==> flow/design.v <==
package axi4_pkg;
    localparam LEN_BITS = 8;
    localparam SIZE_BITS = 3;
    localparam BURST_BITS = 2;
    localparam RESP_BITS = 2;
    typedef bit [LEN_BITS-1:0]  len_t;
    typedef bit [SIZE_BITS-1:0] size_t;
    typedef enum logic [BURST_BITS-1:0] {
        FIXED = 0,
        INCR = 1,
        WRAP = 2
    } burst_t;
    typedef enum logic [RESP_BITS-1:0] {
        OKAY   = 0,
        EXOKAY = 1,
        SLVERR = 2,
        DECERR = 3
    } resp_t;
endpackage
module rtl_sdpram # (
    parameter AWIDTH = 16,
    parameter DWIDTH = 64,
    parameter RAM_STYLE = "auto",
    parameter DOUTB_PIPELINE = 1
) (
    input                   clka,
    input                   ena,
    input  [AWIDTH-1:0]     addra,
    input  [DWIDTH-1:0]     dina,
    input                   clkb,
    input                   enb,
    input  [AWIDTH-1:0]     addrb,
    output [DWIDTH-1:0]     doutb
);
    localparam CASCADE_HEIGHT = 5;
    logic [DWIDTH-1:0]  doutb_int;
    logic [DWIDTH-1:0]  doutb_o;
    logic [DWIDTH-1:0]  memory[2**AWIDTH];
    always_ff @(posedge clka) begin
        if (ena)
            memory[addra] <= dina;
    end
    always_ff @(posedge clkb) begin
        if (enb)
            doutb_int <= memory[addrb];
    end
    if (DOUTB_PIPELINE) begin : gen_doutb_pipeline
        always_ff @(posedge clkb) begin
            doutb_o <= doutb_int;
        end    
    end else begin : gen_doutb_nopipeline
        assign doutb_o = doutb_int;
    end
    assign doutb = doutb_o;
endmodule
module generic_sync_fifo # (
    parameter DWIDTH = 64,
    parameter AWIDTH = 10,
    parameter RAM_STYLE = "auto",
    parameter ALMOST_EMPTY_THRESH = 2,
    parameter ALMOST_FULL_THRESH = 2**AWIDTH-2,
    parameter EARLY_READ = 1,
    parameter OUTPUT_PIPELINE = 0
) (
    input  logic                clk,
    input  logic                rst,
    input  logic                wvalid,
    output logic                wready,
    input  logic [DWIDTH-1:0]   wdata,
    output logic                walmost_full,
    output logic                rvalid,
    input  logic                rready,
    output logic [DWIDTH-1:0]   rdata,
    output logic                ralmost_empty,
    output logic [AWIDTH:0]     data_count
);
    if (ALMOST_EMPTY_THRESH <= 0 || ALMOST_EMPTY_THRESH >= 2**AWIDTH) begin
        $error("ALMOST_EMPTY_THRESH is not valid");
    end
    if (ALMOST_FULL_THRESH <= 0 || ALMOST_FULL_THRESH >= 2**AWIDTH) begin
        $error("ALMOST_FULL_THRESH is not valid");
    end
    logic                       mem_wen;
    logic [AWIDTH:0]            mem_waddr;
    logic [AWIDTH:0]            mem_waddr_next;
    logic                       mem_ren;
    logic [AWIDTH:0]            mem_raddr;
    logic [AWIDTH:0]            mem_raddr_next;
    rtl_sdpram # (
        .AWIDTH(AWIDTH),
        .DWIDTH(DWIDTH),
        .RAM_STYLE(RAM_STYLE),
        .DOUTB_PIPELINE(0)
    ) i_ram (
        .clka(clk),
        .ena(mem_wen),
        .addra(mem_waddr[AWIDTH-1:0]),
        .dina(wdata),
        .clkb(clk),
        .enb(EARLY_READ ? 1'b1 : mem_ren),
        .addrb(EARLY_READ ? mem_raddr_next[AWIDTH-1:0] : mem_raddr[AWIDTH-1:0]),
        .doutb(rdata)
    );
    logic                       wfull;
    assign                      wready = !wfull;
    assign                      mem_wen = wvalid && wready;
    assign                      mem_waddr_next = mem_wen ? mem_waddr + 1'b1 : mem_waddr;
    logic                       rempty;
if (EARLY_READ) begin
    assign                      rvalid = !rempty;
    assign                      mem_ren = rvalid && rready;
end else begin
    always_ff @(posedge clk or posedge rst) begin
        if (rst) begin
            rvalid <= 0;
        end else begin
            if (mem_ren) begin
                rvalid <= 1;
            end else if (rready) begin
                rvalid <= 0;
            end
        end
    end
    assign                      mem_ren = !rempty && !(rvalid && !rready);
end
    assign                      mem_raddr_next = mem_ren ? mem_raddr + 1'b1 : mem_raddr;
    assign                      data_count = mem_waddr - mem_raddr;
    always_ff @(posedge clk or posedge rst) begin
        if (rst) begin
            wfull <= 1;
            walmost_full <= 1;
        end else begin
            wfull <= {~mem_waddr_next[AWIDTH], mem_waddr_next[AWIDTH-1:0]} == mem_raddr;
            walmost_full <= data_count >= ALMOST_FULL_THRESH;  
        end
    end
    always_ff @(posedge clk or posedge rst) begin
        if (rst) begin
            rempty <= 1;
            ralmost_empty <= 1;
        end else begin
            rempty <= mem_waddr == mem_raddr_next;
            ralmost_empty <= data_count < ALMOST_EMPTY_THRESH;
        end
    end
    always_ff @(posedge clk or posedge rst) begin
        if (rst) begin
            mem_waddr <= '0;
            mem_raddr <= '0;
        end else begin
            if (mem_wen) begin
                mem_waddr <= mem_waddr + 1'b1;
            end
            if (mem_ren) begin
                mem_raddr <= mem_raddr + 1'b1;
            end
        end
    end
endmodule
module dmac_addr_gen # (
    parameter int ADDR_WD = 32,
    parameter int MAX_BURST_LEN = 16  
) (
    input [ADDR_WD-1:0]             req_addr,
    input [ADDR_WD-1:0]             req_length,
    input [axi4_pkg::SIZE_BITS-1:0] req_size,
    output [ADDR_WD-1:0]            next_addr,
    output [ADDR_WD-1:0]            next_length,
    output [axi4_pkg::LEN_BITS-1:0] burst_len,
    output                          req_last
);
    wire [ADDR_WD-1:0] aligned_len_bytes = (1 << ($clog2(MAX_BURST_LEN) + req_size)) - (req_addr & ((1 << ($clog2(MAX_BURST_LEN) + req_size)) - 1));
    wire [ADDR_WD-1:0] burst_len_bytes = aligned_len_bytes > req_length ? req_length : aligned_len_bytes;
    wire [ADDR_WD-1:0] aligned_req_addr = req_addr & ~((1 << req_size) - 1);
    wire [ADDR_WD-1:0] burst_len_trans = (req_addr + burst_len_bytes + ((1 << req_size) - 1) - aligned_req_addr) >> req_size;
    assign next_addr = req_addr + aligned_len_bytes;
    assign next_length = req_length - burst_len_bytes;
    assign req_last = next_length == 0;
    assign burst_len = burst_len_trans - 1;
endmodule
module dmac_read_req_gen # (
    parameter int ADDR_WD = 32,
    parameter int DATA_WD = 32,
    parameter int CHANNEL_COUNT = 8,  
    parameter int MAX_BURST_LEN = 16,  
    localparam int STRB_WD = DATA_WD / 8
) (
    input                               clk,
    input                               rst,
    input                               cmd_valid,
    output logic                        cmd_ready,
    input [ADDR_WD-1:0]                 cmd_src_addr,
    input [ADDR_WD-1:0]                 cmd_dst_addr,
    input [1:0]                         cmd_burst,
    input [ADDR_WD-1:0]                 cmd_len,
    input [2:0]                         cmd_size,
    output logic                        rd_req_valid,
    input                               rd_req_ready,
    output [ADDR_WD-1:0]                rd_req_addr,
    output [axi4_pkg::BURST_BITS-1:0]   rd_req_burst,
    output [axi4_pkg::LEN_BITS-1:0]     rd_req_len,
    output [axi4_pkg::SIZE_BITS-1:0]    rd_req_size,
    output                              cmd_out_valid,
    input                               cmd_out_ready,
    output [$clog2(ADDR_WD/8)-1:0]      cmd_out_src_offset,
    output [ADDR_WD-1:0]                cmd_out_dst_addr,
    output [1:0]                        cmd_out_burst,
    output [ADDR_WD-1:0]                cmd_out_len,
    output [2:0]                        cmd_out_size
);
    logic cmd_blocking;
    logic cmd_out_blocking;
    logic rd_req_fired;
    logic cmd_out_fired;
    logic [ADDR_WD-1:0] next_addr;
    logic [ADDR_WD-1:0] next_length;
    logic [axi4_pkg::LEN_BITS-1:0] burst_len;
    logic               req_last;
    logic [ADDR_WD-1:0]                 rd_req_addr_reg;
    logic [ADDR_WD-1:0]                 rd_req_length_reg;
    logic [axi4_pkg::BURST_BITS-1:0]    rd_req_burst_reg;
    logic [axi4_pkg::SIZE_BITS-1:0]     rd_req_size_reg;
    logic                               rd_req_last;
    logic                               rd_req_last_reg;
    dmac_addr_gen # (
        .ADDR_WD(ADDR_WD),
        .MAX_BURST_LEN(MAX_BURST_LEN)  
    ) i_addr_gen (
        .req_addr(rd_req_addr_reg),
        .req_length(rd_req_length_reg),
        .req_size(rd_req_size_reg),
        .next_addr,
        .next_length,
        .burst_len,
        .req_last
    );
    assign cmd_ready = (!rd_req_valid || (rd_req_ready && rd_req_last)) && 
        (( cmd_out_ready) || cmd_out_fired);
    always_ff @(posedge clk or posedge rst) begin
        if (rst) begin
            cmd_blocking <= 0;
        end else begin
            if (cmd_valid && !cmd_ready) begin
                cmd_blocking <= 1;
            end else if (cmd_ready) begin
                cmd_blocking <= 0;
            end
        end
    end
    always_ff @(posedge clk or posedge rst) begin
        if (rst) begin
            cmd_out_blocking <= 0;
        end else begin
            if (cmd_out_valid && !cmd_out_ready) begin
                cmd_out_blocking <= 1;
            end else if (cmd_out_ready) begin
                cmd_out_blocking <= 0;
            end
        end
    end
    always_ff @(posedge clk or posedge rst) begin
        if (rst) begin
            rd_req_fired <= 0;
        end else begin
            if (cmd_valid && cmd_ready) begin
                rd_req_fired <= 0;
            end else if (rd_req_valid && rd_req_ready) begin
                rd_req_fired <= 1;
            end
        end
    end
    always_ff @(posedge clk or posedge rst) begin
        if (rst) begin
            rd_req_addr_reg <= '0;
            rd_req_length_reg <= '0;
            rd_req_burst_reg <= '0;
            rd_req_size_reg <= '0;
            rd_req_last_reg <= 0;
        end else begin
            if (cmd_valid && cmd_ready || cmd_valid && !rd_req_valid && !rd_req_last ) begin
                rd_req_addr_reg   <= cmd_src_addr;
                rd_req_length_reg <= cmd_len;
                rd_req_burst_reg  <= cmd_burst;
                rd_req_size_reg   <= cmd_size;
                rd_req_last_reg       <= req_last;
            end else if (rd_req_valid && rd_req_ready) begin  
                rd_req_addr_reg   <= next_addr;
                rd_req_length_reg <= next_length;
                rd_req_last_reg       <= req_last;
            end
        end
    end
    assign rd_req_last = req_last;
    always_ff @(posedge clk or posedge rst) begin
        if (rst) begin
            rd_req_valid <= 0;
        end else begin
            if (cmd_valid && cmd_ready || cmd_valid && !rd_req_valid && !rd_req_last ) begin
                rd_req_valid <= 1;
            end else if (rd_req_valid  && rd_req_ready && rd_req_last) begin
                rd_req_valid <= 0;
            end
        end
    end
    assign rd_req_addr  = rd_req_addr_reg;
    assign rd_req_burst = rd_req_burst_reg;
    assign rd_req_len   = burst_len;
    assign rd_req_size  = rd_req_size_reg;
    always_ff @(posedge clk or posedge rst) begin
        if (rst) begin
            cmd_out_fired <= 0;
        end else begin
            if (cmd_valid && cmd_ready)
                cmd_out_fired <= 0;
            else if (cmd_out_valid && cmd_out_ready)
                cmd_out_fired <= 1;
        end
    end
    assign cmd_out_valid = cmd_valid && !cmd_out_fired;
    assign cmd_out_src_offset = cmd_src_addr[$clog2(ADDR_WD/8)-1:0];
    assign cmd_out_dst_addr = cmd_dst_addr;
    assign cmd_out_burst = cmd_burst;
    assign cmd_out_len = cmd_len;
    assign cmd_out_size = cmd_size;
endmodule
module dmac_read_initiator # (
    parameter integer ADDR_WD = 32,
    parameter integer DATA_WD = 32,
    parameter int CHANNEL_COUNT = 8,  
    parameter int MAX_BURST_LEN = 16,  
    localparam integer STRB_WD = DATA_WD / 8
) (
    input                               clk,
    input                               rst,
    input                               rd_req_valid,
    output                              rd_req_ready,
    input [ADDR_WD-1:0]                 rd_req_addr,
    input [axi4_pkg::BURST_BITS-1:0]    rd_req_burst,
    input [axi4_pkg::LEN_BITS-1:0]      rd_req_len,
    input [axi4_pkg::SIZE_BITS-1:0]     rd_req_size,
    output logic                        m_axi_arvalid,
    input                               m_axi_arready,
    output logic [ADDR_WD-1:0]          m_axi_araddr,
    output logic [7:0]                  m_axi_arlen,
    output logic [2:0]                  m_axi_arsize,
    output logic [1:0]                  m_axi_arburst
);
    assign m_axi_arvalid = rd_req_valid;
    assign rd_req_ready  = m_axi_arready;
    assign m_axi_araddr  = rd_req_addr;
    assign m_axi_arlen   = rd_req_len;
    assign m_axi_arsize  = rd_req_size;
    assign m_axi_arburst = rd_req_burst;
endmodule
module dmac_read_handler # (
    parameter int ADDR_WD = 32,
    parameter int DATA_WD = 32,
    parameter int CHANNEL_COUNT = 8,  
    parameter int MAX_BURST_LEN = 16,  
    localparam int STRB_WD = DATA_WD / 8
) (
    input                               clk,
    input                               rst,
    output                              data_out_valid,
    input                               data_out_ready,
    output [DATA_WD-1:0]                data_out,
    output                              data_out_last,
    output                              rd_resp_valid,
    input wire                          m_axi_rvalid,
    output wire                         m_axi_rready,
    input wire [DATA_WD-1:0]            m_axi_rdata,
    input wire [1:0]                    m_axi_rresp,
    input wire                          m_axi_rlast
);
    assign data_out_valid = m_axi_rvalid;
    assign m_axi_rready = data_out_ready;
    assign data_out_last = m_axi_rlast;
    assign data_out = m_axi_rdata;
    assign rd_resp_valid = m_axi_rvalid && m_axi_rready && m_axi_rlast;
endmodule
module dmac_read # (
    parameter int ADDR_WD = 32,
    parameter int DATA_WD = 32,
    parameter int CHANNEL_COUNT = 8,  
    parameter int MAX_BURST_LEN = 16,  
    localparam int STRB_WD = DATA_WD / 8
) (
    input                               clk,
    input                               rst,
    input                               cmd_valid,
    output logic                        cmd_ready,
    input [ADDR_WD-1:0]                 cmd_src_addr,
    input [ADDR_WD-1:0]                 cmd_dst_addr,
    input [1:0]                         cmd_burst,
    input [ADDR_WD-1:0]                 cmd_len,
    input [2:0]                         cmd_size,
    output                              cmd_out_valid,
    input                               cmd_out_ready,
    output [$clog2(ADDR_WD/8)-1:0]      cmd_out_src_offset,
    output [ADDR_WD-1:0]                cmd_out_dst_addr,
    output [1:0]                        cmd_out_burst,
    output [ADDR_WD-1:0]                cmd_out_len,
    output [2:0]                        cmd_out_size,
    output                              data_out_valid,
    input                               data_out_ready,
    output [DATA_WD-1:0]                data_out,
    output                              data_out_last,
    output wire                         m_axi_arvalid,
    output wire [ADDR_WD-1:0]           m_axi_araddr,
    output wire [7:0]                   m_axi_arlen,
    output wire [2:0]                   m_axi_arsize,
    output wire [1:0]                   m_axi_arburst,
    input wire                          m_axi_arready,
    input wire                          m_axi_rvalid,
    input wire [DATA_WD-1:0]            m_axi_rdata,
    input wire [1:0]                    m_axi_rresp,
    input wire                          m_axi_rlast,
    output wire                         m_axi_rready
);
    logic                               rd_req_valid;
    logic                               rd_req_ready;
    logic [ADDR_WD-1:0]                 rd_req_addr;
    logic [axi4_pkg::BURST_BITS-1:0]    rd_req_burst;
    logic [axi4_pkg::LEN_BITS-1:0]      rd_req_len;
    logic [axi4_pkg::SIZE_BITS-1:0]     rd_req_size;
    dmac_read_req_gen # (
        .ADDR_WD(ADDR_WD),
        .DATA_WD(DATA_WD),
        .CHANNEL_COUNT(CHANNEL_COUNT),  
        .MAX_BURST_LEN(MAX_BURST_LEN)  
    ) i_req_gen (
        .clk,
        .rst,
        .cmd_valid,
        .cmd_ready,
        .cmd_src_addr,
        .cmd_dst_addr,
        .cmd_burst,
        .cmd_len,
        .cmd_size,
        .rd_req_valid,
        .rd_req_ready,
        .rd_req_addr,
        .rd_req_burst,
        .rd_req_len,
        .rd_req_size,
        .cmd_out_valid,
        .cmd_out_ready,
        .cmd_out_src_offset,
        .cmd_out_dst_addr,
        .cmd_out_burst,
        .cmd_out_len,
        .cmd_out_size
    );
    dmac_read_initiator # (
        .ADDR_WD(ADDR_WD),
        .DATA_WD(DATA_WD),
        .CHANNEL_COUNT(CHANNEL_COUNT),  
        .MAX_BURST_LEN(MAX_BURST_LEN)  
    ) i_initiator (
        .clk,
        .rst,
        .rd_req_valid,
        .rd_req_ready,
        .rd_req_addr,
        .rd_req_burst,
        .rd_req_len,
        .rd_req_size,
        .m_axi_arvalid,
        .m_axi_araddr,
        .m_axi_arlen,
        .m_axi_arsize,
        .m_axi_arburst,
        .m_axi_arready
    );
    dmac_read_handler # (
        .ADDR_WD(ADDR_WD),
        .DATA_WD(DATA_WD),
        .CHANNEL_COUNT(CHANNEL_COUNT),  
        .MAX_BURST_LEN(MAX_BURST_LEN)  
    ) i_handler (
        .clk,
        .rst,
        .data_out_valid,
        .data_out_ready,
        .data_out,
        .data_out_last,
        .rd_resp_valid(),
        .m_axi_rvalid,
        .m_axi_rdata,
        .m_axi_rresp,
        .m_axi_rlast,
        .m_axi_rready
    );
endmodule
module dmac_buffer # (
    parameter int ADDR_WD = 32,
    parameter int DATA_WD = 32,
    parameter int CHANNEL_COUNT = 8,  
    parameter int MAX_BURST_LEN = 16  
) (
    input clk,
    input rst,
    input                           cmd_in_valid,
    output logic                    cmd_in_ready,
    input [$clog2(ADDR_WD/8)-1:0]   cmd_in_src_offset,
    input [ADDR_WD-1:0]             cmd_in_dst_addr,
    input [1:0]                     cmd_in_burst,
    input [ADDR_WD-1:0]             cmd_in_len,
    input [2:0]                     cmd_in_size,
    input                           data_in_valid,
    output                          data_in_ready,
    input [DATA_WD-1:0]             data_in,
    input                           data_in_last,
    output                          cmd_out_valid,
    input                           cmd_out_ready,
    output [$clog2(ADDR_WD/8)-1:0]  cmd_out_src_offset,
    output [ADDR_WD-1:0]            cmd_out_dst_addr,
    output [1:0]                    cmd_out_burst,
    output [ADDR_WD-1:0]            cmd_out_len,
    output [2:0]                    cmd_out_size,
    output                          data_out_valid,
    input                           data_out_ready,
    output [DATA_WD-1:0]            data_out,
    output                          data_out_last
);
    localparam int CMD_WIDTH = $clog2(ADDR_WD/8) + ADDR_WD + 2 + ADDR_WD + 3;
    wire [CMD_WIDTH-1:0] cmd_in = {cmd_in_src_offset, cmd_in_dst_addr, cmd_in_burst, cmd_in_len, cmd_in_size};
    wire [CMD_WIDTH-1:0] cmd_out;
    assign {cmd_out_src_offset, cmd_out_dst_addr, cmd_out_burst, cmd_out_len, cmd_out_size} = cmd_out;
    generic_sync_fifo # (
        .DWIDTH(CMD_WIDTH),
        .AWIDTH(3)
    ) i_cmd_buf (
        .clk,
        .rst,
        .wvalid(cmd_in_valid),
        .wready(cmd_in_ready),
        .wdata (cmd_in),
        .walmost_full(),
        .rvalid(cmd_out_valid),
        .rready(cmd_out_ready),
        .rdata (cmd_out),
        .ralmost_empty(),
        .data_count()
    );
    generic_sync_fifo # (
        .DWIDTH(DATA_WD + 1),
        .AWIDTH($clog2(MAX_BURST_LEN) + 1)
    ) i_data_buf (
        .clk,
        .rst,
        .wvalid(data_in_valid),
        .wready(data_in_ready),
        .wdata ({data_in, data_in_last}),
        .walmost_full(),
        .rvalid(data_out_valid),
        .rready(data_out_ready),
        .rdata ({data_out, data_out_last}),
        .ralmost_empty(),
        .data_count()
    );
endmodule
module dmac_write_req_gen # (
    parameter int ADDR_WD = 32,
    parameter int DATA_WD = 32,
    parameter int CHANNEL_COUNT = 8,  
    parameter int MAX_BURST_LEN = 16,  
    localparam int STRB_WD = DATA_WD / 8
) (
    input                           clk,
    input                           rst,
    input                           cmd_in_valid,
    output logic                    cmd_in_ready,
    input [$clog2(ADDR_WD/8)-1:0]   cmd_in_src_offset,
    input [ADDR_WD-1:0]             cmd_in_dst_addr,
    input [1:0]                     cmd_in_burst,
    input [ADDR_WD-1:0]             cmd_in_len,
    input [2:0]                     cmd_in_size,
    output logic                        wr_req_valid,
    input                               wr_req_ready,
    output [ADDR_WD-1:0]                wr_req_addr,
    output [axi4_pkg::BURST_BITS-1:0]   wr_req_burst,
    output [axi4_pkg::LEN_BITS-1:0]     wr_req_len,
    output [$clog2(ADDR_WD/8)-1:0]      wr_req_data_offset,  
    output [axi4_pkg::SIZE_BITS-1:0]    wr_req_size,
    output                              wr_req_last
);
    logic cmd_blocking;
    logic wr_req_fired;
    logic cmd_out_fired;
    logic [ADDR_WD-1:0] next_addr;
    logic [ADDR_WD-1:0] next_length;
    logic [axi4_pkg::LEN_BITS-1:0] burst_len;
    logic               req_last;
    logic [ADDR_WD-1:0]                 wr_req_addr_reg;
    logic [ADDR_WD-1:0]                 wr_req_length_reg;
    logic [axi4_pkg::BURST_BITS-1:0]    wr_req_burst_reg;
    logic [$clog2(ADDR_WD/8)-1:0]       wr_req_data_offset_reg;
    logic [axi4_pkg::SIZE_BITS-1:0]     wr_req_size_reg;
    dmac_addr_gen # (
        .ADDR_WD(ADDR_WD),
        .MAX_BURST_LEN(MAX_BURST_LEN)  
    ) i_addr_gen (
        .req_addr(wr_req_addr_reg),
        .req_length(wr_req_length_reg),
        .req_size(wr_req_size_reg),
        .next_addr,
        .next_length,
        .burst_len,
        .req_last
    );
    assign cmd_in_ready = (wr_req_ready && wr_req_last) || !wr_req_valid;
    always_ff @(posedge clk or posedge rst) begin
        if (rst) begin
            cmd_blocking <= 0;
        end else begin
            if (cmd_in_valid && !cmd_in_ready) begin
                cmd_blocking <= 1;
            end else if (cmd_in_ready) begin
                cmd_blocking <= 0;
            end
        end
    end
    always_ff @(posedge clk or posedge rst) begin
        if (rst) begin
            wr_req_fired <= 0;
        end else begin
            if (cmd_in_valid && cmd_in_ready) begin
                wr_req_fired <= 0;
            end else if (wr_req_valid && wr_req_ready) begin
                wr_req_fired <= 1;
            end
        end
    end
    always_ff @(posedge clk or posedge rst) begin
        if (rst) begin
            wr_req_addr_reg <= '0;
            wr_req_length_reg <= '0;
            wr_req_burst_reg <= '0;
            wr_req_data_offset_reg <= '0;
            wr_req_size_reg <= '0;
        end else begin
            if (cmd_in_valid && cmd_in_ready || cmd_in_valid && !wr_req_valid ) begin
                wr_req_addr_reg   <= cmd_in_dst_addr;
                wr_req_length_reg <= cmd_in_len;
                wr_req_burst_reg  <= cmd_in_burst;
                wr_req_data_offset_reg <= cmd_in_src_offset;
                wr_req_size_reg   <= cmd_in_size;
            end else if (wr_req_valid && wr_req_ready) begin  
                wr_req_addr_reg   <= next_addr;
                wr_req_length_reg <= next_length;
            end
        end
    end
    assign wr_req_last = req_last;
    always_ff @(posedge clk or posedge rst) begin
        if (rst) begin
            wr_req_valid <= 0;
        end else begin
            if (cmd_in_valid)
                wr_req_valid <= 1;
            else if (wr_req_valid  && wr_req_ready && wr_req_last)
                wr_req_valid <= 0;
        end
    end
    assign wr_req_addr  = wr_req_addr_reg;
    assign wr_req_burst = wr_req_burst_reg;
    assign wr_req_len   = burst_len;
    assign wr_req_data_offset = wr_req_data_offset_reg;
    assign wr_req_size  = wr_req_size_reg;
endmodule
module dmac_write_initiator # (
    parameter int ADDR_WD = 32,
    parameter int DATA_WD = 32,
    parameter int CHANNEL_COUNT = 8,  
    parameter int MAX_BURST_LEN = 16,  
    localparam int STRB_WD = DATA_WD / 8
) (
    input                               clk,
    input                               rst,
    input                               wr_req_valid,
    output                              wr_req_ready,
    input [ADDR_WD-1:0]                 wr_req_addr,
    input [axi4_pkg::BURST_BITS-1:0]    wr_req_burst,
    input [axi4_pkg::LEN_BITS-1:0]      wr_req_len,
    input [$clog2(ADDR_WD/8)-1:0]       wr_req_data_offset,  
    input [axi4_pkg::SIZE_BITS-1:0]     wr_req_size,
    input                               wr_req_last,  
    input                               data_in_valid,
    output logic                        data_in_ready,
    input  [DATA_WD-1:0]                data_in,
    input                               data_in_last,
    output logic                m_axi_awvalid,
    input wire                  m_axi_awready,
    output logic [ADDR_WD-1:0]  m_axi_awaddr,
    output logic [7:0]          m_axi_awlen,
    output logic [2:0]          m_axi_awsize,
    output logic [1:0]          m_axi_awburst,
    output logic                m_axi_wvalid,
    input wire                  m_axi_wready,
    output logic [DATA_WD-1:0]  m_axi_wdata,
    output logic [STRB_WD-1:0]  m_axi_wstrb,
    output logic                m_axi_wlast
);
    localparam MAX_BURST_BYTES = MAX_BURST_LEN * (ADDR_WD / 8);
    logic wr_req_blocking;
    wire  aw_active = m_axi_awvalid;
    logic wr_active;
    always_ff @(posedge clk or posedge rst) begin
        if (rst) begin
            wr_req_blocking <= 0;
        end else begin
            if (wr_req_valid && !wr_req_ready) begin
                wr_req_blocking <= 1;
            end else if (wr_req_ready) begin
                wr_req_blocking <= 0;
            end
        end
    end
    always_ff @(posedge clk or posedge rst) begin
        if(rst) begin
            wr_active <= 0;
        end else begin
            if (wr_req_valid && wr_req_ready) begin
                wr_active <= 1;
            end else if (m_axi_wvalid && m_axi_wready && m_axi_wlast) begin
                wr_active <= 0;
            end
        end
    end
    assign wr_req_ready = !(aw_active && !m_axi_awready) && !(wr_active && !(m_axi_wvalid && m_axi_wready && m_axi_wlast));
    logic               data_in_q_valid;
    logic [DATA_WD-1:0] data_in_q;
    logic [$clog2(ADDR_WD/8):0] data_shift_bytes;
    logic [$clog2(ADDR_WD/8):0] data_shift_bytes_reg;
    wire  wr_delay = wr_req_data_offset > wr_req_addr[$clog2(ADDR_WD/8)-1:0];  
    logic wr_delay_reg;
    wire  wr_delay_all = !wr_req_blocking ? wr_delay : wr_delay_reg;
    logic wr_delay_done;
    assign data_shift_bytes[$clog2(ADDR_WD/8)]     = data_shift_bytes[$clog2(ADDR_WD/8)-1:0] == 0;
    assign data_shift_bytes[$clog2(ADDR_WD/8)-1:0] = wr_req_data_offset - wr_req_addr[$clog2(ADDR_WD/8)-1:0];
    always_ff @(posedge clk or posedge rst) begin
        if(rst) begin
            data_in_q_valid <= 0;
            data_in_q <= '0;
        end else begin
            if (data_in_valid && data_in_ready) begin
                data_in_q_valid <= 1;
            end else if (m_axi_wvalid && m_axi_wready) begin
                data_in_q_valid <= data_in_valid;
            end
            if (data_in_valid && data_in_ready) begin
                data_in_q <= data_in;
            end
        end
    end
    always_ff @(posedge clk or posedge rst) begin
        if (rst) begin
            data_shift_bytes_reg <= '0;
        end else begin
            if (wr_req_valid && !wr_req_blocking) begin
                data_shift_bytes_reg <= data_shift_bytes;
            end
        end
    end
    always_ff @(posedge clk or posedge rst) begin
        if (rst) begin
            wr_delay_reg <= 0;
        end else begin
            if (wr_req_valid && !wr_req_blocking) begin
                wr_delay_reg <= wr_delay;
            end
        end
    end
    always_comb begin
        data_in_ready =   m_axi_wready;
        if (!wr_active || m_axi_wvalid && m_axi_wlast && (m_axi_awvalid && !m_axi_awready)) begin
            data_in_ready = 0;
        end
        if (wr_req_valid && wr_req_ready)
            data_in_ready = 1;
    end
    always_ff @(posedge clk or posedge rst) begin
        if(rst) begin
            m_axi_awvalid <= 0;
            m_axi_awlen <= '0;
            m_axi_awaddr <= '0;
            m_axi_awsize <= '0;
            m_axi_awburst <= '0;
        end else begin
            if (wr_req_valid && wr_req_ready) begin
                m_axi_awvalid <= 1;
                m_axi_awaddr  <= wr_req_addr;
                m_axi_awlen   <= wr_req_len;
                m_axi_awsize  <= wr_req_size;
                m_axi_awburst <= wr_req_burst;
            end else if (m_axi_awready) begin
                m_axi_awvalid <= 0;
            end
        end
    end
    logic [$clog2(MAX_BURST_BYTES)-1:0] wr_counter;
    always_ff @(posedge clk or posedge rst) begin
        if(rst) begin
            wr_counter <= '0;
        end else begin
            if (wr_req_valid && wr_req_ready) begin
                wr_counter <= wr_req_len;
            end else if (m_axi_wvalid && m_axi_wready && !m_axi_wlast) begin
                wr_counter <= wr_counter - 1;
            end
        end
    end
    logic wr_waiting_data;  
    always_ff @(posedge clk or posedge rst) begin
        if (rst) begin
            wr_waiting_data <= 0;
        end else begin
            if (wr_req_valid && wr_req_ready || wr_waiting_data) begin
                wr_waiting_data <= !(data_in_valid && data_in_ready && (wr_delay_all ? data_in_q_valid : 1));
            end
        end
    end
    always_ff @(posedge clk or posedge rst) begin
        if (rst) begin
            m_axi_wvalid <= 0;
        end else begin
            if (wr_req_valid && wr_req_ready || wr_waiting_data) begin
                m_axi_wvalid <= data_in_valid && data_in_ready && (wr_delay_all ? data_in_q_valid : 1);
            end else if (m_axi_wvalid && m_axi_wready && m_axi_wlast) begin
                m_axi_wvalid <= 0;
            end else if (wr_active) begin
                m_axi_wvalid <= (m_axi_wvalid && !m_axi_wready) || (data_in_valid && data_in_ready);
            end
        end
    end
    always_ff @(posedge clk or posedge rst) begin
        if (rst) begin
            m_axi_wstrb <= '0;
        end else begin
            m_axi_wstrb <= '1;
        end
    end
    always_ff @(posedge clk or posedge rst) begin
        if (rst) begin
            m_axi_wlast <= 0;
        end else begin
            if (wr_req_valid && wr_req_ready) begin
                m_axi_wlast <= wr_req_len == 0;
            end else if (m_axi_wvalid && m_axi_wready) begin
                m_axi_wlast <= wr_counter == 1;
            end
        end
    end
    always_ff @(posedge clk) begin
        if (data_in_valid && data_in_ready) begin
            m_axi_wdata <= {data_in, data_in_q} >> ({3'b0, data_shift_bytes_reg} << 3);
        end
    end
endmodule
module dmac_write_handler # (
    parameter int ADDR_WD = 32,
    parameter int DATA_WD = 32,
    parameter int CHANNEL_COUNT = 8,  
    parameter int MAX_BURST_LEN = 16,  
    localparam int STRB_WD = DATA_WD / 8
) (
    input                       clk,
    input                       rst,
    input wire                  m_axi_bvalid,
    input wire [1:0]            m_axi_bresp,
    output wire                 m_axi_bready
);
  assign m_axi_bready = 1;
endmodule
module dmac_write # (
    parameter int ADDR_WD = 32,
    parameter int DATA_WD = 32,
    parameter int CHANNEL_COUNT = 8,  
    parameter int MAX_BURST_LEN = 16,  
    localparam int STRB_WD = DATA_WD / 8
) (
    input                           clk,
    input                           rst,
    input                           cmd_in_valid,
    output logic                    cmd_in_ready,
    input [$clog2(ADDR_WD/8)-1:0]   cmd_in_src_offset,
    input [ADDR_WD-1:0]             cmd_in_dst_addr,
    input [1:0]                     cmd_in_burst,
    input [ADDR_WD-1:0]             cmd_in_len,
    input [2:0]                     cmd_in_size,
    input                           data_in_valid,
    output                          data_in_ready,
    input  [DATA_WD-1:0]            data_in,
    input                           data_in_last,
    output wire                 m_axi_awvalid,
    output wire [ADDR_WD-1:0]   m_axi_awaddr,
    output wire [7:0]           m_axi_awlen,
    output wire [2:0]           m_axi_awsize,
    output wire [1:0]           m_axi_awburst,
    input wire                  m_axi_awready,
    output wire                 m_axi_wvalid,
    output wire [DATA_WD-1:0]   m_axi_wdata,
    output wire [STRB_WD-1:0]   m_axi_wstrb,
    output wire                 m_axi_wlast,
    input wire                  m_axi_wready,
    input wire                  m_axi_bvalid,
    input wire [1:0]            m_axi_bresp,
    output wire                 m_axi_bready
);
    logic                               wr_req_valid;
    logic                               wr_req_ready;
    logic [ADDR_WD-1:0]                 wr_req_addr;
    logic [axi4_pkg::BURST_BITS-1:0]    wr_req_burst;
    logic [axi4_pkg::LEN_BITS-1:0]      wr_req_len;
    logic [$clog2(ADDR_WD/8)-1:0]       wr_req_data_offset;
    logic [axi4_pkg::SIZE_BITS-1:0]     wr_req_size;
    logic                               wr_req_last;
    dmac_write_req_gen # (
        .ADDR_WD(ADDR_WD),
        .DATA_WD(DATA_WD),
        .CHANNEL_COUNT(CHANNEL_COUNT),  
        .MAX_BURST_LEN(MAX_BURST_LEN)  
    ) i_req_gen (
        .clk,
        .rst,
        .cmd_in_valid,
        .cmd_in_ready,
        .cmd_in_src_offset,
        .cmd_in_dst_addr,
        .cmd_in_burst,
        .cmd_in_len,
        .cmd_in_size,
        .wr_req_valid,
        .wr_req_ready,
        .wr_req_addr,
        .wr_req_burst,
        .wr_req_len,
        .wr_req_data_offset,
        .wr_req_size,
        .wr_req_last
    );
    dmac_write_initiator # (
        .ADDR_WD(32),
        .DATA_WD(32),
        .CHANNEL_COUNT(8),  
        .MAX_BURST_LEN(16)  
    ) i_initiator (
        .clk,
        .rst,
        .wr_req_valid,
        .wr_req_ready,
        .wr_req_addr,
        .wr_req_burst,
        .wr_req_len,
        .wr_req_data_offset,
        .wr_req_size,
        .wr_req_last,
        .data_in_valid,
        .data_in_ready,
        .data_in,
        .data_in_last,
        .m_axi_awvalid,
        .m_axi_awaddr,
        .m_axi_awlen,
        .m_axi_awsize,
        .m_axi_awburst,
        .m_axi_awready,
        .m_axi_wvalid,
        .m_axi_wdata,
        .m_axi_wstrb,
        .m_axi_wlast,
        .m_axi_wready
    );
    dmac_write_handler # (
        .ADDR_WD(32),
        .DATA_WD(32),
        .CHANNEL_COUNT(8),  
        .MAX_BURST_LEN(16)  
    ) i_handler (
        .clk,
        .rst,
        .m_axi_bvalid,
        .m_axi_bresp,
        .m_axi_bready
    );
endmodule
module axi_dma_controller #(
    parameter int ADDR_WD = 32,
    parameter int DATA_WD = 32,
    parameter int CHANNEL_COUNT = 8,  
    parameter int MAX_BURST_LEN = 16,  
    localparam int STRB_WD = DATA_WD / 8
) (
    input wire                    clk,
    input wire                    rst,
    input wire                    cmd_valid,
    input wire [ADDR_WD-1:0]      cmd_src_addr,
    input wire [ADDR_WD-1:0]      cmd_dst_addr,
    input wire [1:0]              cmd_burst,
    input wire [ADDR_WD-1:0]      cmd_len,
    input wire [2:0]              cmd_size,
    output wire                   cmd_ready,
    output wire                   M_AXI_ARVALID,
    output wire [ADDR_WD-1:0]     M_AXI_ARADDR,
    output wire [7:0]             M_AXI_ARLEN,
    output wire [2:0]             M_AXI_ARSIZE,
    output wire [1:0]             M_AXI_ARBURST,
    input wire                    M_AXI_ARREADY,
    input wire                    M_AXI_RVALID,
    input wire [DATA_WD-1:0]      M_AXI_RDATA,
    input wire [1:0]              M_AXI_RRESP,
    input wire                    M_AXI_RLAST,
    output wire                   M_AXI_RREADY,
    output wire                   M_AXI_AWVALID,
    output wire [ADDR_WD-1:0]     M_AXI_AWADDR,
    output wire [7:0]             M_AXI_AWLEN,
    output wire [2:0]             M_AXI_AWSIZE,
    output wire [1:0]             M_AXI_AWBURST,
    input wire                    M_AXI_AWREADY,
    output wire                   M_AXI_WVALID,
    output wire [DATA_WD-1:0]     M_AXI_WDATA,
    output wire [STRB_WD-1:0]     M_AXI_WSTRB,
    output wire                   M_AXI_WLAST,
    input wire                    M_AXI_WREADY,
    input wire                    M_AXI_BVALID,
    input wire [1:0]              M_AXI_BRESP,
    output wire                   M_AXI_BREADY
);
    logic                           buf_cmd_in_valid;
    logic                           buf_cmd_in_ready;
    logic [$clog2(ADDR_WD/8)-1:0]   buf_cmd_in_src_offset;
    logic [ADDR_WD-1:0]             buf_cmd_in_dst_addr;
    logic [1:0]                     buf_cmd_in_burst;
    logic [ADDR_WD-1:0]             buf_cmd_in_len;
    logic [2:0]                     buf_cmd_in_size;
    logic                           buf_cmd_out_valid;
    logic                           buf_cmd_out_ready;
    logic [$clog2(ADDR_WD/8)-1:0]   buf_cmd_out_src_offset;
    logic [ADDR_WD-1:0]             buf_cmd_out_dst_addr;
    logic [1:0]                     buf_cmd_out_burst;
    logic [ADDR_WD-1:0]             buf_cmd_out_len;
    logic [2:0]                     buf_cmd_out_size;
    logic                           buf_data_in_valid;
    logic                           buf_data_in_ready;
    logic [DATA_WD-1:0]             buf_data_in;
    logic                           buf_data_in_last;
    logic                           buf_data_out_valid;
    logic                           buf_data_out_ready;
    logic [DATA_WD-1:0]             buf_data_out;
    logic                           buf_data_out_last;
    dmac_read # (
        .ADDR_WD(ADDR_WD),
        .DATA_WD(DATA_WD),
        .CHANNEL_COUNT(CHANNEL_COUNT),  
        .MAX_BURST_LEN(MAX_BURST_LEN)  
    ) i_rd (
        .clk,
        .rst,
        .cmd_valid,
        .cmd_ready,
        .cmd_src_addr,
        .cmd_dst_addr,
        .cmd_burst,
        .cmd_len,
        .cmd_size,
        .cmd_out_valid(buf_cmd_in_valid),
        .cmd_out_ready(buf_cmd_in_ready),
        .cmd_out_src_offset(buf_cmd_in_src_offset),
        .cmd_out_dst_addr(buf_cmd_in_dst_addr),
        .cmd_out_burst(buf_cmd_in_burst),
        .cmd_out_len(buf_cmd_in_len),
        .cmd_out_size(buf_cmd_in_size),
        .data_out_valid(buf_data_in_valid),
        .data_out_ready(buf_data_in_ready),
        .data_out(buf_data_in),
        .data_out_last(buf_data_in_last),
        .m_axi_arvalid(M_AXI_ARVALID),
        .m_axi_araddr(M_AXI_ARADDR),
        .m_axi_arlen(M_AXI_ARLEN),
        .m_axi_arsize(M_AXI_ARSIZE),
        .m_axi_arburst(M_AXI_ARBURST),
        .m_axi_arready(M_AXI_ARREADY),
        .m_axi_rvalid(M_AXI_RVALID),
        .m_axi_rdata(M_AXI_RDATA),
        .m_axi_rresp(M_AXI_RRESP),
        .m_axi_rlast(M_AXI_RLAST),
        .m_axi_rready(M_AXI_RREADY)
    );
    dmac_buffer # (
        .ADDR_WD(ADDR_WD),
        .DATA_WD(DATA_WD),
        .CHANNEL_COUNT(CHANNEL_COUNT)
    ) i_buf(
        .clk,
        .rst,
        .cmd_in_valid(buf_cmd_in_valid),
        .cmd_in_ready(buf_cmd_in_ready),
        .cmd_in_src_offset(buf_cmd_in_src_offset),
        .cmd_in_dst_addr(buf_cmd_in_dst_addr),
        .cmd_in_burst(buf_cmd_in_burst),
        .cmd_in_len(buf_cmd_in_len),
        .cmd_in_size(buf_cmd_in_size),
        .data_in_valid(buf_data_in_valid),
        .data_in_ready(buf_data_in_ready),
        .data_in(buf_data_in),
        .data_in_last(buf_data_in_last),
        .cmd_out_valid(buf_cmd_out_valid),
        .cmd_out_ready(buf_cmd_out_ready),
        .cmd_out_src_offset(buf_cmd_out_src_offset),
        .cmd_out_dst_addr(buf_cmd_out_dst_addr),
        .cmd_out_burst(buf_cmd_out_burst),
        .cmd_out_len(buf_cmd_out_len),
        .cmd_out_size(buf_cmd_out_size),
        .data_out_valid(buf_data_out_valid),
        .data_out_ready(buf_data_out_ready),
        .data_out(buf_data_out),
        .data_out_last(buf_data_out_last)
    );
    dmac_write # (
        .ADDR_WD(ADDR_WD),
        .DATA_WD(DATA_WD),
        .CHANNEL_COUNT(CHANNEL_COUNT),  
        .MAX_BURST_LEN(MAX_BURST_LEN)  
    ) i_wr (
        .clk,
        .rst,
        .cmd_in_valid(buf_cmd_out_valid),
        .cmd_in_ready(buf_cmd_out_ready),
        .cmd_in_src_offset(buf_cmd_out_src_offset),
        .cmd_in_dst_addr(buf_cmd_out_dst_addr),
        .cmd_in_burst(buf_cmd_out_burst),
        .cmd_in_len(buf_cmd_out_len),
        .cmd_in_size(buf_cmd_out_size),
        .data_in_valid(buf_data_out_valid),
        .data_in_ready(buf_data_out_ready),
        .data_in(buf_data_out),
        .data_in_last(buf_data_out_last),
        .m_axi_awvalid(M_AXI_AWVALID),
        .m_axi_awaddr(M_AXI_AWADDR),
        .m_axi_awlen(M_AXI_AWLEN),
        .m_axi_awsize(M_AXI_AWSIZE),
        .m_axi_awburst(M_AXI_AWBURST),
        .m_axi_awready(M_AXI_AWREADY),
        .m_axi_wvalid(M_AXI_WVALID),
        .m_axi_wdata(M_AXI_WDATA),
        .m_axi_wstrb(M_AXI_WSTRB),
        .m_axi_wlast(M_AXI_WLAST),
        .m_axi_wready(M_AXI_WREADY),
        .m_axi_bvalid(M_AXI_BVALID),
        .m_axi_bresp(M_AXI_BRESP),
        .m_axi_bready(M_AXI_BREADY)
    );
    if (ADDR_WD % 8 != 0) $error("ADDR_WD is not multiple of 8");
    if (DATA_WD % 8 != 0) $error("DATA_WD is not multiple of 8");
    if (2 ** $clog2(ADDR_WD / 8) != ADDR_WD / 8) $error("ADDR_WD is not power of 2");
    if (2 ** $clog2(DATA_WD / 8) != DATA_WD / 8) $error("DATA_WD is not power of 2");
    if (2 ** $clog2(MAX_BURST_LEN) != MAX_BURST_LEN) $error("MAX_BURST_LEN is not power of 2");
    if (MAX_BURST_LEN <= 0 || MAX_BURST_LEN > 256)   $error("MAX_BURST_LEN is invalid");
endmodule
* Step by step through the tools: axi_dma_controller *
The steps from the RTL of axi_dma_controller to its reports follow in flow order.
Lines are those of the file above, counted from 1.
Operators: Yosys type, input widths -> output width; for muxes data width and select width s.
Library cell names are shortened.
A cell with - has no value.

set-up
  top module = axi_dma_controller
  clock port = clk
  cell library = sky130hd
  library corner = tt_025C_1v80

* Word-level counts *
Counts by Yosys on the flattened word-level netlist (proc, flatten, opt, wreduce; memories kept). Print and check cells are left out. Cells with the same type and inputs are merged into one.
Yosys's memory passes give these memory sizes; they may raise the number of words (mostly to a power of two), join words into wider ones and drop unused or constant bits.

word-level totals
  register bits = 294
  latch bits = 0
  bits in writable memories = 1624
  memory bits (read-only) = 0
  word width x clocked read ports = 104
  memories kept = 2
  bits of input ports = 146

operators by class
  add/sub/neg operators = 26
  multipliers = 0
  divide/modulo/power cells = 0
  magnitude comparators = 3
  equal/unequal tests = 6
  shifts and indexed selects = 7
  multiplexer cells = 45
  bitwise logic cells = 8
  reduce/logical cells = 69

memory list
  name                           depth  width  rd ports  wr ports  line  text
  i_buf.i_data_buf.i_ram.memory  32     33     1         1         38    logic [DWIDTH-1:0]  memory[2**AWIDTH];
  i_buf.i_cmd_buf.i_ram.memory   8      71     1         1         38

operators with widths
  kind                   number
  $mux 32                10
  $add 32x32->32         6
  $sub 32x32->32         6
  $sub 32x1->32 const B  4
  $and 32x32->32         4
  $mux 71                1
  $shl 1x3->32 const A   2
  $shl 1x4->32 const A   2
  $shr 32x3->8           2
  $gt 32x32->1           2
  $not 32->32            2
  $logic_not 32->1       2
  $shr 64x6->32          1
  $mux 33                1
  $logic_and 1x32->1     1
  $logic_and 1x1->1      27
  $mux 1                 25
  $mux 6                 4
  $reduce_bool 2->1      10
  $logic_not 1->1        18
  $sub 8x1->8 const B    2
  $add 6x1->6 const B    2
  $eq 6x6->1             2
  $logic_or 1x1->1       8
  $add 3x3->4 const A    2
  $add 4x1->4 const B    2
  $eq 4x4->1             2
  $logic_not 8->1        1

Not listed: further kinds 11, cells in them 13.

* Depth *
Longest topological path by Yosys (ltp), each cell counted once; first at word level (registers and memories cut), then after technology mapping (sequential cells cut; the memories' decode and read muxes count).

logic depth
  depth after elaboration = 15
  ABC_AREA = 0
  mapped depth = 52
  mapped depth without buffers = 51

* After synthesis *
Yosys stat after the flow's synthesis: flattened, memories mapped to cells. It holds for the ABC_AREA given above (unset counts as 0); a run with the other value may have another netlist.
Totals and module areas in this step are rounded.

synthesis totals
  cell count = 6355
  synthesis area = 0.09319 mm²
  sequential part of the area = 0.05739 mm²
  flip-flops = 1989
  buffer cells = 374

cells by type
  type      number
  edfxtp_1  1624
  mux4_2    344
  dfrtp_1   258
  mux2_2    292
  ha_1      248
  a222oi_1  210
  dfxtp_1   103
  nand2_1   507
  mux2i_1   179
  a21oi_1   273
  o21ai_0   235
  nor2_1    302
  a221oi_2  70
  xnor2_1   109
  clkbuf_1  244
  inv_1     217
  a22o_1    71
  xor2_1    69

Not listed: further types 91, cells in them 1000.
The figures by module come from a second, unflattened synthesis with its own total; it is not the netlist above.

unflattened totals
  cells (unflattened synthesis) = 6637
  area (unflattened synthesis) = 0.09592 mm²

Each row is one instance without its submodules.

modules
  module                instances  cells  area (mm²)  seq. area (mm²)
  rtl_sdpram            1          2332   0.04214     0.0327
  rtl_sdpram            1          905    0.02348     0.01919
  dmac_addr_gen         2          1018   0.007071    0
  dmac_write_initiator  1          481    0.006242    0.003338
  dmac_read_req_gen     1          300    0.003989    0.001777
  dmac_write_req_gen    1          304    0.003314    0.001802
  generic_sync_fifo     1          122    0.001171    0.0004054
  generic_sync_fifo     1          72     0.0008045   0.0003053
  dmac_read_initiator   1          47     0.0003528   0
  dmac_read_handler     1          36     0.000269    0
  dmac_write_handler    1          2      0.0000113   0
  dmac_read             1          0      0           0
  dmac_write            1          0      0           0
  dmac_buffer           1          0      0           0
  axi_dma_controller    1          0      0           0

* Worst setup path after synthesis *
OpenSTA on the mapped netlist: ideal clock, no wires. The path of least setup slack (recovery checks aside). Input and output delay are each 20% of the period. Register names are those of the netlist, which keeps one name where synthesis merged equal registers.

timing path post-synthesis
  path kind = reg2reg
  from = register i_wr.i_req_gen.wr_req_size_reg[0]
  to = register i_buf.i_cmd_buf.i_ram.doutb_int[38]
  clock period = 12.0 ns
  library setup time = 0.133 ns
  launch time at the first pin = 0.000 ns
  arrival = 11.276 ns
  required time = 11.867 ns
  slack = 0.591 ns
  path delay = 11.409 ns
  driving pins on the path = 52
  path buffers = 9
  synthesis period reached = 11.409 ns

"path delay" is the arrival time less input delay plus setup time.
"driving pins on the path" counts driving pins, that of a launching flip-flop among them; a cell with two outputs on the path counts twice.
"synthesis period reached" is the clock period less the worst setup slack; recovery checks do not enter. This is arithmetic on one report: input and output delays are still those of the set period (20% each).
Between the ends stands the longest chain of elaborated cells between them, by number of cells; it is not shown to be the way that was timed. Of several equally long chains one is given.
Each line given opens the expression or statement behind the cell; cells for indexed reads and writes are added by Yosys, which also makes memories of some case tables.

on the way, post-synthesis
  path through = dfrtp_1 -> clkbuf_1 -> clkbuf_1 -> buf_1 -> clkbuf_1 -> nand2_1 -> ha_1 -> inv_1 -> xnor2_1 -> nand2_1 -> ha_1 -> a221oi_1 -> o22ai_1 -> a31o_2 -> o21ai_0 -> o21ai_0 -> a31oi_1 -> o21bai_1 -> [16 not listed] -> ha_1 -> nor2_1 -> nand3_1 -> a41oi_1 -> or3_4 -> a31o_2 -> a31o_2 -> o21ai_2 -> mux2_1 -> o311ai_1 -> nor4_4 -> a31o_4 -> mux2_4 -> buf_4 -> buf_2 -> a222oi_1 -> a22o_1 -> a221oi_2
  length of the longest elaborated chain = 13
  elaborated cells on any way between the ends = 13
  those cells by class = add/sub: 4; compare: 1; shift: 1; mux: 2; logic: 1; reduce/logical: 4

ends and longest elaborated chain, post-synthesis
  what               line  text
  from (decl)        600   logic [axi4_pkg::SIZE_BITS-1:0]     wr_req_size_reg;
  from (assign)      642   wr_req_size_reg <= '0;
  from (assign)      649   wr_req_size_reg   <= cmd_in_size;
  $add 3x3->4        172   wire [ADDR_WD-1:0] aligned_len_bytes = (1 << ($clog2(MAX_BURST_LEN) + req_size)) - (req_addr & ((1 << ($clog2( ...
  $shl 1x4->32       172
  $sub 32x1->32      172
  $and 32x32->32     172
  $sub 32x32->32     172
  $gt 32x32->1       173   wire [ADDR_WD-1:0] burst_len_bytes = aligned_len_bytes > req_length ? req_length : aligned_len_bytes;
  $mux 32            173
  $sub 32x32->32     177   assign next_length = req_length - burst_len_bytes;
  $logic_not 32->1   178   assign req_last = next_length == 0;
  $logic_and 1x1->1  613   assign cmd_in_ready = (wr_req_ready && wr_req_last) || !wr_req_valid;
  $logic_or 1x1->1   613
  $logic_and 1x1->1  111   assign                      mem_ren = rvalid && rready;
  $mux 4             126   assign                      mem_raddr_next = mem_ren ? mem_raddr + 1'b1 : mem_raddr;
  to (decl)          36    logic [DWIDTH-1:0]  doutb_int;

* Timing after layout *
Path of least setup slack in the final report of flow run A (OpenROAD, finished layout, wires in). Where an end is a register, its clock arrival counts in the times.

timing path after layout
  path kind = reg2out
  from = register i_rd.i_req_gen.rd_req_addr_reg[0]
  to = output port M_AXI_ARLEN[7]
  clock period = 11.7 ns
  output delay = 2.34 ns
  launch time at the first pin = 0.86 ns
  arrival = 8.73 ns
  required time = 9.36 ns
  slack = 0.63 ns
  driving pins on the path = 50
  path buffers = 2

Between the ends stands the longest chain of elaborated cells between them, by number of cells; it is not shown to be the way that was timed. Of several equally long chains one is given.
At most two assigning lines are given for a register; there are more.

on the way, after layout
  path through = dfrtp_1 -> inv_2 -> ha_4 -> nand2b_1 -> a21o_1 -> nor2_1 -> a2bb2oi_2 -> a21o_1 -> a21oi_2 -> nor2b_2 -> o21ai_1 -> nand2b_1 -> a211o_1 -> a21oi_2 -> clkinv_2 -> a21oi_2 -> ha_1 -> a21o_1 -> [14 not listed] -> ha_4 -> fa_2 -> a21o_1 -> a21oi_2 -> o21bai_1 -> a21oi_2 -> o21bai_1 -> a21oi_2 -> o21bai_1 -> a21oi_2 -> xnor2_2 -> mux2i_1 -> mux4_2 -> nand2_2 -> nor2_2 -> nand3_1 -> xor2_1 -> buf_2
  length of the longest elaborated chain = 9
  elaborated cells on any way between the ends = 10
  source lines of those cells = 5
  those cells by class = add/sub: 5; compare: 1; shift: 1; mux: 1; logic: 2

ends and longest elaborated chain, after layout
  what               line  text
  from (decl)        219   logic [ADDR_WD-1:0]                 rd_req_addr_reg;
  from (assign)      281   rd_req_addr_reg   <= cmd_src_addr;
  from (assign)      287   rd_req_addr_reg   <= next_addr;
  $and 32x32->32     172   wire [ADDR_WD-1:0] aligned_len_bytes = (1 << ($clog2(MAX_BURST_LEN) + req_size)) - (req_addr & ((1 << ($clog2( ...
  $sub 32x32->32     172
  $gt 32x32->1       173   wire [ADDR_WD-1:0] burst_len_bytes = aligned_len_bytes > req_length ? req_length : aligned_len_bytes;
  $mux 32            173
  $add 32x32->32 x2  175   wire [ADDR_WD-1:0] burst_len_trans = (req_addr + burst_len_bytes + ((1 << req_size) - 1) - aligned_req_addr) > ...
  $sub 32x32->32     175
  $shr 32x3->8       175
  $sub 8x1->8        179   assign burst_len = burst_len_trans - 1;
  to (decl)          1007  output wire [7:0]             M_AXI_ARLEN,

Settings and measured results of 3 stored flow runs for module axi_dma_controller (sky130hd), not sorted in any way. The constraints put input and output delay at 20% of the set period each and load the outputs with 0.01 pF.
"achieved clock period": clock period set for the run, less the worst setup slack. It is reckoned from that one timing run; input and output delays stay at 20% of the period that was set.
"worst setup path time" is the time allowed to the run's worst setup path (the clock period less input and output delay, where it has them) less its slack. Clock arrival times count: a late capture clock shortens it, a late launch clock lengthens it.
The measured numbers are rounded.

Flow run A
==> flow/run.sh <==
#!/bin/bash
# the make line also repeats the synthesis and layout settings of config.mk as NAME=value (left out here)
make -C /OpenROAD-flow-scripts/flow DESIGN_CONFIG=/design/flow/config.mk WORK_HOME=/design/flow/orfs CLKGATE_MAP_FILE= finish
==> flow/config.mk <==
export PLATFORM = sky130hd
export DESIGN_NAME = axi_dma_controller
export DESIGN_NICKNAME = axi_dma_controller
export VERILOG_FILES = /design/flow/design.v
export SDC_FILE = /design/flow/constraint.sdc
export NUM_CORES = 4
export LEC_CHECK = 0
export CAP_MARGIN = 20
export CORE_MARGIN = 2
export CORE_UTILIZATION = 40
export SETUP_SLACK_MARGIN = 1.09
export SLEW_MARGIN = 20
==> flow/constraint.sdc <==
create_clock -name core_clock -period 11.7 [get_ports {clk}]
set_input_delay 2.3400 -clock core_clock [delete_from_list [all_inputs] [get_ports {clk}]]
set_output_delay 2.3400 -clock core_clock [all_outputs]
set_load 0.01 [all_outputs]

==> results of flow run A <==
chip area after synthesis (Yosys): 0.09319 mm²
die area: 0.2369 mm²
standard-cell area of the final layout: 0.1098 mm²
utilization: 47.3%
worst setup slack after layout: 0.629 ns
total negative slack: 0.000 ns
worst hold slack: 0.438 ns
achieved clock period: 11.071 ns
worst setup path time: 8.73 ns
worst setup path kind: reg2out

Flow run B
==> flow/run.sh <==
#!/bin/bash
# the make line also repeats the synthesis and layout settings of config.mk as NAME=value (left out here)
make -C /OpenROAD-flow-scripts/flow DESIGN_CONFIG=/design/flow/config.mk WORK_HOME=/design/flow/orfs CLKGATE_MAP_FILE= finish
==> flow/config.mk <==
export PLATFORM = sky130hd
export DESIGN_NAME = axi_dma_controller
export DESIGN_NICKNAME = axi_dma_controller
export VERILOG_FILES = /design/flow/design.v
export SDC_FILE = /design/flow/constraint.sdc
export NUM_CORES = 4
export LEC_CHECK = 0
export CAP_MARGIN = 20
export CORE_MARGIN = 6
export CORE_UTILIZATION = 40
export CTS_CLUSTER_DIAMETER = 236
export SLEW_MARGIN = 20
==> flow/constraint.sdc <==
create_clock -name core_clock -period 12.0 [get_ports {clk}]
set_input_delay 2.4000 -clock core_clock [delete_from_list [all_inputs] [get_ports {clk}]]
set_output_delay 2.4000 -clock core_clock [all_outputs]
set_load 0.01 [all_outputs]

==> results of flow run B <==
chip area after synthesis (Yosys): 0.09319 mm²
die area: 0.2447 mm²
standard-cell area of the final layout: 0.1087 mm²
utilization: 47.1%
worst setup slack after layout: 0.405 ns
total negative slack: 0.000 ns
worst hold slack: 0.415 ns
achieved clock period: 11.595 ns
worst setup path time: 9.20 ns
worst setup path kind: reg2out

Flow run C
==> flow/run.sh <==
#!/bin/bash
# the make line also repeats the synthesis and layout settings of config.mk as NAME=value (left out here)
make -C /OpenROAD-flow-scripts/flow DESIGN_CONFIG=/design/flow/config.mk WORK_HOME=/design/flow/orfs CLKGATE_MAP_FILE= finish
==> flow/config.mk <==
export PLATFORM = sky130hd
export DESIGN_NAME = axi_dma_controller
export DESIGN_NICKNAME = axi_dma_controller
export VERILOG_FILES = /design/flow/design.v
export SDC_FILE = /design/flow/constraint.sdc
export NUM_CORES = 4
export LEC_CHECK = 0
export ABC_AREA = 1
export CAP_MARGIN = 35
export CORE_MARGIN = 4
export CORE_UTILIZATION = 31
export CTS_CLUSTER_DIAMETER = 227
export GPL_ROUTABILITY_DRIVEN = 0
export GPL_TIMING_DRIVEN = 0
export PLACE_DENSITY = 0.49
export SETUP_SLACK_MARGIN = 0.06
export SLEW_MARGIN = 20
==> flow/constraint.sdc <==
create_clock -name core_clock -period 12.0 [get_ports {clk}]
set_input_delay 2.4000 -clock core_clock [delete_from_list [all_inputs] [get_ports {clk}]]
set_output_delay 2.4000 -clock core_clock [all_outputs]
set_load 0.01 [all_outputs]

==> results of flow run C <==
chip area after synthesis (Yosys): 0.09457 mm²
die area: 0.314 mm²
standard-cell area of the final layout: 0.1128 mm²
utilization: 37.2%
worst setup slack after layout: 0.588 ns
total negative slack: 0.000 ns
worst hold slack: 0.451 ns
achieved clock period: 11.412 ns
worst setup path time: 9.01 ns
worst setup path kind: reg2out
